==> flow/design.v <==
`timescale 1ns / 1ps
module valid_ready_FF #(
    parameter DATA_WIDTH = 128
)
(
    input clk,
    input reset,
    input                   i_valid,
    output                  i_ready,
    input  [DATA_WIDTH-1:0] i_data,
    output reg                  o_valid,
    input                       o_ready,
    output reg [DATA_WIDTH-1:0] o_data
);
    assign i_ready = o_ready | ~o_valid;
    always @(posedge clk) begin
        if(reset) begin
            o_valid <= 1'b0;
            o_data  <= 'd0;
        end
        else if(i_ready) begin
            o_valid <= i_valid;
            o_data  <= i_data;
        end
    end
endmodule
`timescale 1ns / 1ps
module dct_4x4 #(
    parameter PERF_OPT_ROW = 0,
    parameter PERF_OPT_COL = 0
)
(
    input clk,
    input reset,
    input          i_valid,
    output         i_ready,
    input  [255:0] i_data,
    output         o_valid,
    input          o_ready,
    output [255:0] o_data
);
    wire [127:0] i_data_128;
    wire         w_valid;
    wire         w_ready;
    wire [127:0] w_data;
    reg row_valid;
    reg col_valid;
    reg weight_valid;
    reg dct_valid;
    wire row_ready;
    wire col_ready;
    wire weight_ready;
    wire dct_ready;
    wire        [7:0] x[0:3][0:3];
    reg signed [11:0] row_out[0:3][0:3];
    reg signed [14:0] col_out[0:3][0:3];
    reg signed [19:0] weight_out[0:3][0:3];
    reg signed [15:0] dct_out[0:3][0:3];
    wire signed [5:0] coeff_A = 6'b0_00011;   
    wire signed [5:0] coeff_B = 6'b0_00101;   
    wire signed [5:0] coeff_C = 6'b0_01000;   
    genvar i,j;
    integer n, m;
    generate
        for(i=0; i<4; i=i+1) begin
            for(j=0; j<4; j=j+1) begin
                assign i_data_128[(32*i+8*j)+:8] = i_data[(64*i+16*j)+:8];
            end
        end
    endgenerate
    valid_ready_FF #(128) u_valid_ready_FF(
        clk, reset, i_valid, i_ready, i_data_128, w_valid, w_ready, w_data
    );
    generate
        for(i=0; i<4; i=i+1) begin
            for(j=0; j<4; j=j+1) begin
                assign x[i][j] = w_data[127-(32*i+8*j)-:8];
            end
        end
    endgenerate
    generate
    if(~PERF_OPT_ROW) begin
        assign w_ready = row_ready | ~row_valid;
        always @(posedge clk) begin
            if(reset) begin
                row_valid <= 'd0;
                for(n=0; n<4; n=n+1) begin
                    for(m=0; m<4; m=m+1) begin
                        row_out[n][m] <= 'd0;
                    end
                end
            end
            else if(w_ready) begin
                row_valid <= w_valid;
                row_out[0][0] <= x[0][0] + x[1][0] + x[2][0] + x[3][0];
                row_out[0][1] <= x[0][1] + x[1][1] + x[2][1] + x[3][1];
                row_out[0][2] <= x[0][2] + x[1][2] + x[2][2] + x[3][2];
                row_out[0][3] <= x[0][3] + x[1][3] + x[2][3] + x[3][3];
                row_out[1][0] <= (x[0][0]<<1) + x[1][0] - x[2][0] - (x[3][0]<<1);
                row_out[1][1] <= (x[0][1]<<1) + x[1][1] - x[2][1] - (x[3][1]<<1);
                row_out[1][2] <= (x[0][2]<<1) + x[1][2] - x[2][2] - (x[3][2]<<1);
                row_out[1][3] <= (x[0][3]<<1) + x[1][3] - x[2][3] - (x[3][3]<<1);
                row_out[2][0] <= x[0][0] - x[1][0] - x[2][0] + x[3][0];
                row_out[2][1] <= x[0][1] - x[1][1] - x[2][1] + x[3][1];
                row_out[2][2] <= x[0][2] - x[1][2] - x[2][2] + x[3][2];
                row_out[2][3] <= x[0][3] - x[1][3] - x[2][3] + x[3][3];
                row_out[3][0] <= x[0][0] - (x[1][0]<<1) + (x[2][0]<<1) - x[3][0];
                row_out[3][1] <= x[0][1] - (x[1][1]<<1) + (x[2][1]<<1) - x[3][1];
                row_out[3][2] <= x[0][2] - (x[1][2]<<1) + (x[2][2]<<1) - x[3][2];
                row_out[3][3] <= x[0][3] - (x[1][3]<<1) + (x[2][3]<<1) - x[3][3];
            end
        end
    end
    else if(PERF_OPT_ROW) begin
        assign w_ready = row_ready;
        always @(*) begin
            row_valid = w_valid;
            row_out[0][0] = x[0][0] + x[1][0] + x[2][0] + x[3][0];
            row_out[0][1] = x[0][1] + x[1][1] + x[2][1] + x[3][1];
            row_out[0][2] = x[0][2] + x[1][2] + x[2][2] + x[3][2];
            row_out[0][3] = x[0][3] + x[1][3] + x[2][3] + x[3][3];
            row_out[1][0] = (x[0][0]<<1) + x[1][0] - x[2][0] - (x[3][0]<<1);
            row_out[1][1] = (x[0][1]<<1) + x[1][1] - x[2][1] - (x[3][1]<<1);
            row_out[1][2] = (x[0][2]<<1) + x[1][2] - x[2][2] - (x[3][2]<<1);
            row_out[1][3] = (x[0][3]<<1) + x[1][3] - x[2][3] - (x[3][3]<<1);
            row_out[2][0] = x[0][0] - x[1][0] - x[2][0] + x[3][0];
            row_out[2][1] = x[0][1] - x[1][1] - x[2][1] + x[3][1];
            row_out[2][2] = x[0][2] - x[1][2] - x[2][2] + x[3][2];
            row_out[2][3] = x[0][3] - x[1][3] - x[2][3] + x[3][3];
            row_out[3][0] = x[0][0] - (x[1][0]<<1) + (x[2][0]<<1) - x[3][0];
            row_out[3][1] = x[0][1] - (x[1][1]<<1) + (x[2][1]<<1) - x[3][1];
            row_out[3][2] = x[0][2] - (x[1][2]<<1) + (x[2][2]<<1) - x[3][2];
            row_out[3][3] = x[0][3] - (x[1][3]<<1) + (x[2][3]<<1) - x[3][3];
        end
    end
    endgenerate
    generate
    if(~PERF_OPT_COL) begin
        assign row_ready = col_ready | ~col_valid;
        always @(posedge clk) begin
            if(reset) begin
                col_valid <= 'd0;
                for(n=0; n<4; n=n+1) begin
                    for(m=0; m<4; m=m+1) begin
                        col_out[n][m] <= 'd0;
                    end
                end
            end
            else if(row_ready) begin
                col_valid <= row_valid;
                col_out[0][0] <= row_out[0][0] + row_out[0][1] + row_out[0][2] + row_out[0][3];
                col_out[1][0] <= row_out[1][0] + row_out[1][1] + row_out[1][2] + row_out[1][3];
                col_out[2][0] <= row_out[2][0] + row_out[2][1] + row_out[2][2] + row_out[2][3];
                col_out[3][0] <= row_out[3][0] + row_out[3][1] + row_out[3][2] + row_out[3][3];
                col_out[0][1] <= (row_out[0][0]<<1) + row_out[0][1] - row_out[0][2] - (row_out[0][3]<<1);
                col_out[1][1] <= (row_out[1][0]<<1) + row_out[1][1] - row_out[1][2] - (row_out[1][3]<<1);
                col_out[2][1] <= (row_out[2][0]<<1) + row_out[2][1] - row_out[2][2] - (row_out[2][3]<<1);
                col_out[3][1] <= (row_out[3][0]<<1) + row_out[3][1] - row_out[3][2] - (row_out[3][3]<<1);
                col_out[0][2] <= row_out[0][0] - row_out[0][1] - row_out[0][2] + row_out[0][3];
                col_out[1][2] <= row_out[1][0] - row_out[1][1] - row_out[1][2] + row_out[1][3];
                col_out[2][2] <= row_out[2][0] - row_out[2][1] - row_out[2][2] + row_out[2][3];
                col_out[3][2] <= row_out[3][0] - row_out[3][1] - row_out[3][2] + row_out[3][3];
                col_out[0][3] <= row_out[0][0] - (row_out[0][1]<<1) + (row_out[0][2]<<1) - row_out[0][3];
                col_out[1][3] <= row_out[1][0] - (row_out[1][1]<<1) + (row_out[1][2]<<1) - row_out[1][3];
                col_out[2][3] <= row_out[2][0] - (row_out[2][1]<<1) + (row_out[2][2]<<1) - row_out[2][3];
                col_out[3][3] <= row_out[3][0] - (row_out[3][1]<<1) + (row_out[3][2]<<1) - row_out[3][3];
            end
        end
    end
    else if(PERF_OPT_COL) begin
        assign row_ready = col_ready;
        always @(*) begin
            col_valid = row_valid;
            col_out[0][0] = row_out[0][0] + row_out[0][1] + row_out[0][2] + row_out[0][3];
            col_out[1][0] = row_out[1][0] + row_out[1][1] + row_out[1][2] + row_out[1][3];
            col_out[2][0] = row_out[2][0] + row_out[2][1] + row_out[2][2] + row_out[2][3];
            col_out[3][0] = row_out[3][0] + row_out[3][1] + row_out[3][2] + row_out[3][3];
            col_out[0][1] = (row_out[0][0]<<1) + row_out[0][1] - row_out[0][2] - (row_out[0][3]<<1);
            col_out[1][1] = (row_out[1][0]<<1) + row_out[1][1] - row_out[1][2] - (row_out[1][3]<<1);
            col_out[2][1] = (row_out[2][0]<<1) + row_out[2][1] - row_out[2][2] - (row_out[2][3]<<1);
            col_out[3][1] = (row_out[3][0]<<1) + row_out[3][1] - row_out[3][2] - (row_out[3][3]<<1);
            col_out[0][2] = row_out[0][0] - row_out[0][1] - row_out[0][2] + row_out[0][3];
            col_out[1][2] = row_out[1][0] - row_out[1][1] - row_out[1][2] + row_out[1][3];
            col_out[2][2] = row_out[2][0] - row_out[2][1] - row_out[2][2] + row_out[2][3];
            col_out[3][2] = row_out[3][0] - row_out[3][1] - row_out[3][2] + row_out[3][3];
            col_out[0][3] = row_out[0][0] - (row_out[0][1]<<1) + (row_out[0][2]<<1) - row_out[0][3];
            col_out[1][3] = row_out[1][0] - (row_out[1][1]<<1) + (row_out[1][2]<<1) - row_out[1][3];
            col_out[2][3] = row_out[2][0] - (row_out[2][1]<<1) + (row_out[2][2]<<1) - row_out[2][3];
            col_out[3][3] = row_out[3][0] - (row_out[3][1]<<1) + (row_out[3][2]<<1) - row_out[3][3];
        end
    end
    endgenerate
    assign col_ready = weight_ready | ~weight_valid;
    always @(posedge clk) begin
        if(reset) begin
            weight_valid <= 'd0;
            for(n=0; n<4; n=n+1) begin
                for(m=0; m<4; m=m+1) begin
                    weight_out[n][m] <= 'd0;
                end
            end
        end
        else if(col_ready) begin
            weight_valid <= col_valid;
            weight_out[0][0] <= coeff_C * col_out[0][0];
            weight_out[0][1] <= coeff_B * col_out[0][1];
            weight_out[0][2] <= coeff_C * col_out[0][2];
            weight_out[0][3] <= coeff_B * col_out[0][3];
            weight_out[1][0] <= coeff_B * col_out[1][0];
            weight_out[1][1] <= coeff_A * col_out[1][1];
            weight_out[1][2] <= coeff_B * col_out[1][2];
            weight_out[1][3] <= coeff_A * col_out[1][3];
            weight_out[2][0] <= coeff_C * col_out[2][0];
            weight_out[2][1] <= coeff_B * col_out[2][1];
            weight_out[2][2] <= coeff_C * col_out[2][2];
            weight_out[2][3] <= coeff_B * col_out[2][3];
            weight_out[3][0] <= coeff_B * col_out[3][0];
            weight_out[3][1] <= coeff_A * col_out[3][1];
            weight_out[3][2] <= coeff_B * col_out[3][2];
            weight_out[3][3] <= coeff_A * col_out[3][3];
        end
    end
    assign dct_ready    = o_ready;
    assign weight_ready = dct_ready | ~dct_valid;
    always @(posedge clk) begin
        if(reset) begin
            dct_valid <= 'd0;
            for(n=0; n<4; n=n+1) begin
                for(m=0; m<4; m=m+1) begin
                    dct_out[n][m] <= 'd0;
                end
            end
        end
        else if(weight_ready) begin
            dct_valid <= weight_valid;
            dct_out[0][0] <= {weight_out[0][0][19], weight_out[0][0][15:5], weight_out[0][0][4:1]};
            dct_out[0][1] <= {weight_out[0][1][19], weight_out[0][1][15:5], weight_out[0][1][4:1]};
            dct_out[0][2] <= {weight_out[0][2][19], weight_out[0][2][15:5], weight_out[0][2][4:1]};
            dct_out[0][3] <= {weight_out[0][3][19], weight_out[0][3][15:5], weight_out[0][3][4:1]};
            dct_out[1][0] <= {weight_out[1][0][19], weight_out[1][0][15:5], weight_out[1][0][4:1]};
            dct_out[1][1] <= {weight_out[1][1][19], weight_out[1][1][15:5], weight_out[1][1][4:1]};
            dct_out[1][2] <= {weight_out[1][2][19], weight_out[1][2][15:5], weight_out[1][2][4:1]};
            dct_out[1][3] <= {weight_out[1][3][19], weight_out[1][3][15:5], weight_out[1][3][4:1]};
            dct_out[2][0] <= {weight_out[2][0][19], weight_out[2][0][15:5], weight_out[2][0][4:1]};
            dct_out[2][1] <= {weight_out[2][1][19], weight_out[2][1][15:5], weight_out[2][1][4:1]};
            dct_out[2][2] <= {weight_out[2][2][19], weight_out[2][2][15:5], weight_out[2][2][4:1]};
            dct_out[2][3] <= {weight_out[2][3][19], weight_out[2][3][15:5], weight_out[2][3][4:1]};
            dct_out[3][0] <= {weight_out[3][0][19], weight_out[3][0][15:5], weight_out[3][0][4:1]};
            dct_out[3][1] <= {weight_out[3][1][19], weight_out[3][1][15:5], weight_out[3][1][4:1]};
            dct_out[3][2] <= {weight_out[3][2][19], weight_out[3][2][15:5], weight_out[3][2][4:1]};
            dct_out[3][3] <= {weight_out[3][3][19], weight_out[3][3][15:5], weight_out[3][3][4:1]};
        end
    end
    assign o_valid = dct_valid;
    assign o_data = {
        dct_out[0][0], dct_out[0][1], dct_out[0][2], dct_out[0][3],
        dct_out[1][0], dct_out[1][1], dct_out[1][2], dct_out[1][3],
        dct_out[2][0], dct_out[2][1], dct_out[2][2], dct_out[2][3],
        dct_out[3][0], dct_out[3][1], dct_out[3][2], dct_out[3][3]
    };
endmodule
`timescale 1ns / 1ps
module dct_4x4_core (
    input          clk,
    input          reset,
    input          i_valid,
    output         i_ready,
    input  [255:0] i_data,
    output         o_valid,
    input          o_ready,
    output [255:0] o_data
);
    dct_4x4 #(
        .PERF_OPT_ROW(1),
        .PERF_OPT_COL(1)
    ) u_dct_4x4 (
        .clk    (clk),
        .reset  (reset),
        .i_valid(i_valid),
        .i_ready(i_ready),
        .i_data (i_data),
        .o_valid(o_valid),
        .o_ready(o_ready),
        .o_data (o_data)
    );
endmodule
Tool chain data of dct_4x4_core
What the tools print for dct_4x4_core, step after step.
Lines are those of the file above, counted from 1.
Library cell names are shortened.
The mark -- stands for no value.

inputs
  top = dct_4x4_core
  clock input = clk
  standard-cell library = sky130hd
  corner = tt_025C_1v80

Elaborated design
Source: Yosys, flattened and elaborated. Widths are those after wreduce; folded enables and synchronous resets count as part of the registers. Registers that Yosys merges into a memory's read port (data or address) are not register bits. Print and check cells do not count. Equal cells are merged and count once.

cells by class
  $mul = 12
  $add $sub $neg = 96
  bitwise gates (word level) = 10

operator list
  operator                                                       count
  4-bit by 15-bit multiplier with 19-bit output with constant A  8
  3-bit by 15-bit multiplier with 18-bit output with constant A  4
  12-bit by 8-bit adder with 12-bit output                       12
  12-bit by 8-bit subtractor with 12-bit output                  12
  15-bit by 12-bit adder with 15-bit output                      8
  13-bit by 12-bit adder with 14-bit output                      8
  14-bit by 12-bit subtractor with 15-bit output                 4
  14-bit by 13-bit adder with 15-bit output                      4
  15-bit by 12-bit subtractor with 15-bit output                 4
  15-bit by 13-bit subtractor with 15-bit output                 4
  12-bit by 13-bit subtractor with 14-bit output                 4
  13-bit by 12-bit subtractor with 14-bit output                 4
  12-bit by 12-bit adder with 13-bit output                      4
  12-bit by 12-bit subtractor with 13-bit output                 4
  12-bit by 9-bit adder with 12-bit output                       4
  12-bit by 9-bit subtractor with 12-bit output                  4
  8-bit by 9-bit subtractor with 10-bit output                   4
  9-bit by 8-bit adder with 10-bit output                        4
  8-bit by 8-bit adder with 9-bit output                         4
  8-bit by 8-bit subtractor with 9-bit output                    4
  1-bit bitwise OR                                               5
  1-bit inverter                                                 5

word-level totals
  input port bits = 260
  register bits = 1113
  elaborated cells = 188

Depth
Longest topological path by Yosys (ltp), each cell counted once; first at word level (registers and memories cut), then after technology mapping (sequential cells cut; the memories' decode and read muxes count).

logic depth
  depth after elaboration = 6
  ABC_AREA = 0
  depth in mapped cells = 20

After synthesis
The flow's flattened synthesis, as Yosys stat reports it; memories are mapped. The netlist is that of the ABC_AREA named above (0 if unset); the other value can give another one.

synthesis totals
  buffers = 373
  synthesis area = 76342.0 µm²
  mapped cells = 9079
  area of sequential cells = 20940.1 µm²
  mapped flip-flops = 1046

cell types
  cell      count  area in all (µm²)
  dfxtp_1   1046   2.09E+04
  ha_1      966    1.21E+04
  fa_1      445    8.91E+03
  nand2_1   1779   6.68E+03
  a21oi_1   1183   5.92E+03
  xnor2_1   341    2.99E+03
  inv_1     654    2.45E+03
  o21ai_0   254    1.27E+03
  nor2_1    333    1.25E+03
  a21o_1    165    1.24E+03
  xor2_1    140    1.23E+03
  a211oi_1  135    1.01E+03
  clkbuf_1  254    953.414
  nand3_1   124    620.595
  o21a_1    81     608.083
  nor3_1    118    590.566
  o21bai_1  76     570.547
  nor2b_1   85     531.76

Other cell types: 67; their cells: 900.
The figures by module come from a second, unflattened synthesis with its own total; it is not the netlist above.

second synthesis, totals
  cells (unflattened synthesis) = 8666
  area total of the unflattened synthesis = 75608.8 µm²

Rows give one instance, submodules left out.

by module
  module                           seq. area (µm²)  instances  area (µm²)  cells
  dct_4x4                          18297.5          1          69718.1     8079
  valid_ready_FF (DATA_WIDTH=128)  2582.5           1          5890.6      587
  dct_4x4_core                     0.0              1          0.0         0

Path before layout
OpenSTA on the mapped netlist: ideal clock, no wires. The path of least setup slack (recovery checks aside). Input and output delay are each 20% of the period. Register names are those of the netlist, which keeps one name where synthesis merged equal registers.

path after synthesis
  kind = register to register
  start point = register u_dct_4x4.row_out
  end point = register u_dct_4x4.col_out
  period = 5.0 ns
  arrival time = 4.211 ns
  driving pins on the path = 19
  delay of the path = 4.330 ns
  setup time = 0.119 ns
  slack = 0.671 ns
  synthesis period reached = 4.329 ns

"delay of the path" = arrival - input delay + setup time.
"driving pins on the path" counts driving pins, that of a launching flip-flop among them; a cell with two outputs on the path counts twice.
"synthesis period reached" is the clock period less the worst setup slack; recovery checks do not enter. This is arithmetic on one report: input and output delays are still those of the set period (20% each).
An end named without its bit number is one bit of that signal or, where synthesis recoded a state register, one of its new flip-flops.
The rows between start and end are the longest chain of elaborated cells between them; the timing report does not say that the signal goes this way. Where chains are equally long, one stands for them.
Each line given opens the expression or statement behind the cell; cells for indexed reads and writes are added by Yosys, which also makes memories of some case tables.

between the ends, after synthesis
  cell sequence = dfxtp_1 > fa_1 > inv_1 > ha_1 > or2_1 > fa_1 > a21o_1 > a21oi_1 > o21a_1 > nor3_1 > a2111oi_1 > xnor2_1 > ha_1 > nor2b_1 > o21ai_0 > nand2b_1 > a221oi_1 > xor2_1 > o21ai_1
  length of the longest elaborated chain = 2
  elaborated cells on any way between the ends = 2
  source lines of those cells = 1

ends and longest elaborated chain, after synthesis
  element                                         line  RTL
  start, declared                                 55    reg signed [11:0] row_out[0:3][0:3];
  start, assigned                                 89    row_out[n][m] <= 'd0;
  13-bit by 12-bit subtractor with 14-bit output  160   col_out[1][2] <= row_out[1][0] - row_out[1][1] - row_out[1][2] + row_out[1][3];
  15-bit by 12-bit adder with 15-bit output       160
  end, assigned                                   145   col_out[n][m] <= 'd0;
  end, declared                                   56    reg signed [14:0] col_out[0:3][0:3];

Timing after layout
From the final timing report of flow run A: the path of least setup slack in the routed layout; clock arrival at registers is part of the times.

path post-layout
  kind = input to output
  start point = input port o_ready
  end point = output port i_ready
  slack = 1.74 ns
  period = 7.11 ns
  arrival time = 3.95 ns
  driving pins on the path = 6

The rows between start and end are the longest chain of elaborated cells between them; the timing report does not say that the signal goes this way. Where chains are equally long, one stands for them.

between the ends, post-layout
  cell sequence = clkdlybuf4s50_1 > nor2b_4 > and3_4 > and3_4 > inv_4 > clkdlybuf4s50_1
  length of the longest elaborated chain = 5
  elaborated cells on any way between the ends = 5
  source lines of those cells = 5

ends and longest elaborated chain, post-layout
  element           line  RTL
  start, declared   270   input          o_ready,
  1-bit bitwise OR  224   assign weight_ready = dct_ready | ~dct_valid;
  1-bit bitwise OR  193   assign col_ready = weight_ready | ~weight_valid;
  1-bit bitwise OR  139   assign row_ready = col_ready | ~col_valid;
  1-bit bitwise OR  83    assign w_ready = row_ready | ~row_valid;
  1-bit bitwise OR  15    assign i_ready = o_ready | ~o_valid;
  end, declared     267   output         i_ready,

FLOW RESULTS
============

Module dct_4x4_core, platform sky130hd: 4 stored runs of the flow (Yosys, OpenROAD) with differing settings, in no particular order. Input and output delays are each 20% of the period that was set; the output load is 0.01 pF.
"achieved clock period" is the run's clock period less its worst setup slack. It is reckoned from that one timing run; input and output delays stay at 20% of the period that was set.
By "worst setup path time" is meant the share of the clock period that the worst setup path is allowed (20% is reserved at inputs, 20% at outputs), minus its slack. Clock arrival times at its registers enter into it.

Flow run A
==> flow/run.sh <==
#!/bin/bash
# the make line also repeats the synthesis and layout settings of config.mk as NAME=value (left out here)
make -C /OpenROAD-flow-scripts/flow DESIGN_CONFIG=/design/flow/config.mk WORK_HOME=/design/flow/orfs CLKGATE_MAP_FILE= finish
==> flow/config.mk <==
export PLATFORM = sky130hd
export DESIGN_NAME = dct_4x4_core
export DESIGN_NICKNAME = dct_4x4_core
export VERILOG_FILES = /design/flow/design.v
export SDC_FILE = /design/flow/constraint.sdc
export NUM_CORES = 4
export LEC_CHECK = 0
export CAP_MARGIN = 20
export CELL_PAD_IN_SITES_DETAIL_PLACEMENT = 1
export CELL_PAD_IN_SITES_GLOBAL_PLACEMENT = 2
export CORE_MARGIN = 3
export CORE_UTILIZATION = 36
export CTS_CLUSTER_DIAMETER = 385
export GPL_ROUTABILITY_DRIVEN = 0
export MIN_ROUTING_LAYER = met2
export PLACE_DENSITY_LB_ADDON = 0.07
export SLEW_MARGIN = 25
==> flow/constraint.sdc <==
create_clock -name core_clock -period 7.11 [get_ports {clk}]
set_input_delay 1.4220 -clock core_clock [delete_from_list [all_inputs] [get_ports {clk}]]
set_output_delay 1.4220 -clock core_clock [all_outputs]
set_load 0.01 [all_outputs]

==> results of flow run A <==
chip area after synthesis (Yosys): 76342.0 µm²
die area: 217622.0 µm²
standard-cell area of the final layout: 87218.6 µm²
utilization: 41.5%
worst setup slack after layout: 1.735 ns
total negative slack: 0.000 ns
worst hold slack: 0.435 ns
achieved clock period: 5.375 ns
worst setup path time: 2.53 ns
worst setup path kind: input to output

Flow run B
==> flow/run.sh <==
#!/bin/bash
# the make line also repeats the synthesis and layout settings of config.mk as NAME=value (left out here)
make -C /OpenROAD-flow-scripts/flow DESIGN_CONFIG=/design/flow/config.mk WORK_HOME=/design/flow/orfs CLKGATE_MAP_FILE= finish
==> flow/config.mk <==
export PLATFORM = sky130hd
export DESIGN_NAME = dct_4x4_core
export DESIGN_NICKNAME = dct_4x4_core
export VERILOG_FILES = /design/flow/design.v
export SDC_FILE = /design/flow/constraint.sdc
export NUM_CORES = 4
export LEC_CHECK = 0
export CAP_MARGIN = 20
export CELL_PAD_IN_SITES_DETAIL_PLACEMENT = 2
export CELL_PAD_IN_SITES_GLOBAL_PLACEMENT = 2
export CORE_ASPECT_RATIO = 1.38
export CORE_MARGIN = 8
export CORE_UTILIZATION = 36
export CTS_CLUSTER_DIAMETER = 385
export GPL_ROUTABILITY_DRIVEN = 1
export MIN_ROUTING_LAYER = met2
export PLACE_DENSITY_LB_ADDON = 0.07
export SLEW_MARGIN = 25
==> flow/constraint.sdc <==
create_clock -name core_clock -period 7.11 [get_ports {clk}]
set_input_delay 1.4220 -clock core_clock [delete_from_list [all_inputs] [get_ports {clk}]]
set_output_delay 1.4220 -clock core_clock [all_outputs]
set_load 0.01 [all_outputs]

==> results of flow run B <==
chip area after synthesis (Yosys): 76342.0 µm²
die area: 227245.0 µm²
standard-cell area of the final layout: 87019.7 µm²
utilization: 41.3%
worst setup slack after layout: 1.520 ns
total negative slack: 0.000 ns
worst hold slack: 0.451 ns
achieved clock period: 5.590 ns
worst setup path time: 5.59 ns
worst setup path kind: register to register

Flow run C
==> flow/run.sh <==
#!/bin/bash
# the make line also repeats the synthesis and layout settings of config.mk as NAME=value (left out here)
make -C /OpenROAD-flow-scripts/flow DESIGN_CONFIG=/design/flow/config.mk WORK_HOME=/design/flow/orfs CLKGATE_MAP_FILE= finish
==> flow/config.mk <==
export PLATFORM = sky130hd
export DESIGN_NAME = dct_4x4_core
export DESIGN_NICKNAME = dct_4x4_core
export VERILOG_FILES = /design/flow/design.v
export SDC_FILE = /design/flow/constraint.sdc
export NUM_CORES = 4
export LEC_CHECK = 0
export CAP_MARGIN = 20
export CORE_MARGIN = 2
export CORE_UTILIZATION = 40
export PLACE_DENSITY = 0.6
export SLEW_MARGIN = 20
==> flow/constraint.sdc <==
create_clock -name core_clock -period 5.0 [get_ports {clk}]
set_input_delay 1.0000 -clock core_clock [delete_from_list [all_inputs] [get_ports {clk}]]
set_output_delay 1.0000 -clock core_clock [all_outputs]
set_load 0.01 [all_outputs]

==> results of flow run C <==
chip area after synthesis (Yosys): 76342.0 µm²
die area: 194366.0 µm²
standard-cell area of the final layout: 87094.8 µm²
utilization: 45.8%
worst setup slack after layout: 0.349 ns
total negative slack: 0.000 ns
worst hold slack: 0.445 ns
achieved clock period: 4.651 ns
worst setup path time: 4.65 ns
worst setup path kind: register to register

Flow run D
==> flow/run.sh <==
#!/bin/bash
# the make line also repeats the synthesis and layout settings of config.mk as NAME=value (left out here)
make -C /OpenROAD-flow-scripts/flow DESIGN_CONFIG=/design/flow/config.mk WORK_HOME=/design/flow/orfs CLKGATE_MAP_FILE= finish
==> flow/config.mk <==
export PLATFORM = sky130hd
export DESIGN_NAME = dct_4x4_core
export DESIGN_NICKNAME = dct_4x4_core
export VERILOG_FILES = /design/flow/design.v
export SDC_FILE = /design/flow/constraint.sdc
export NUM_CORES = 4
export LEC_CHECK = 0
export CAP_MARGIN = 20
export CORE_MARGIN = 2
export CORE_UTILIZATION = 40
export PLACE_DENSITY = 0.6
export SETUP_SLACK_MARGIN = 0.72
export SLEW_MARGIN = 20
==> flow/constraint.sdc <==
create_clock -name core_clock -period 4.74 [get_ports {clk}]
set_input_delay 0.9480 -clock core_clock [delete_from_list [all_inputs] [get_ports {clk}]]
set_output_delay 0.9480 -clock core_clock [all_outputs]
set_load 0.01 [all_outputs]

==> results of flow run D <==
chip area after synthesis (Yosys): 76342.0 µm²
die area: 194366.0 µm²
standard-cell area of the final layout: 89044.2 µm²
utilization: 46.9%
worst setup slack after layout: 0.643 ns
total negative slack: 0.000 ns
worst hold slack: 0.444 ns
achieved clock period: 4.097 ns
worst setup path time: 4.10 ns
worst setup path kind: register to register
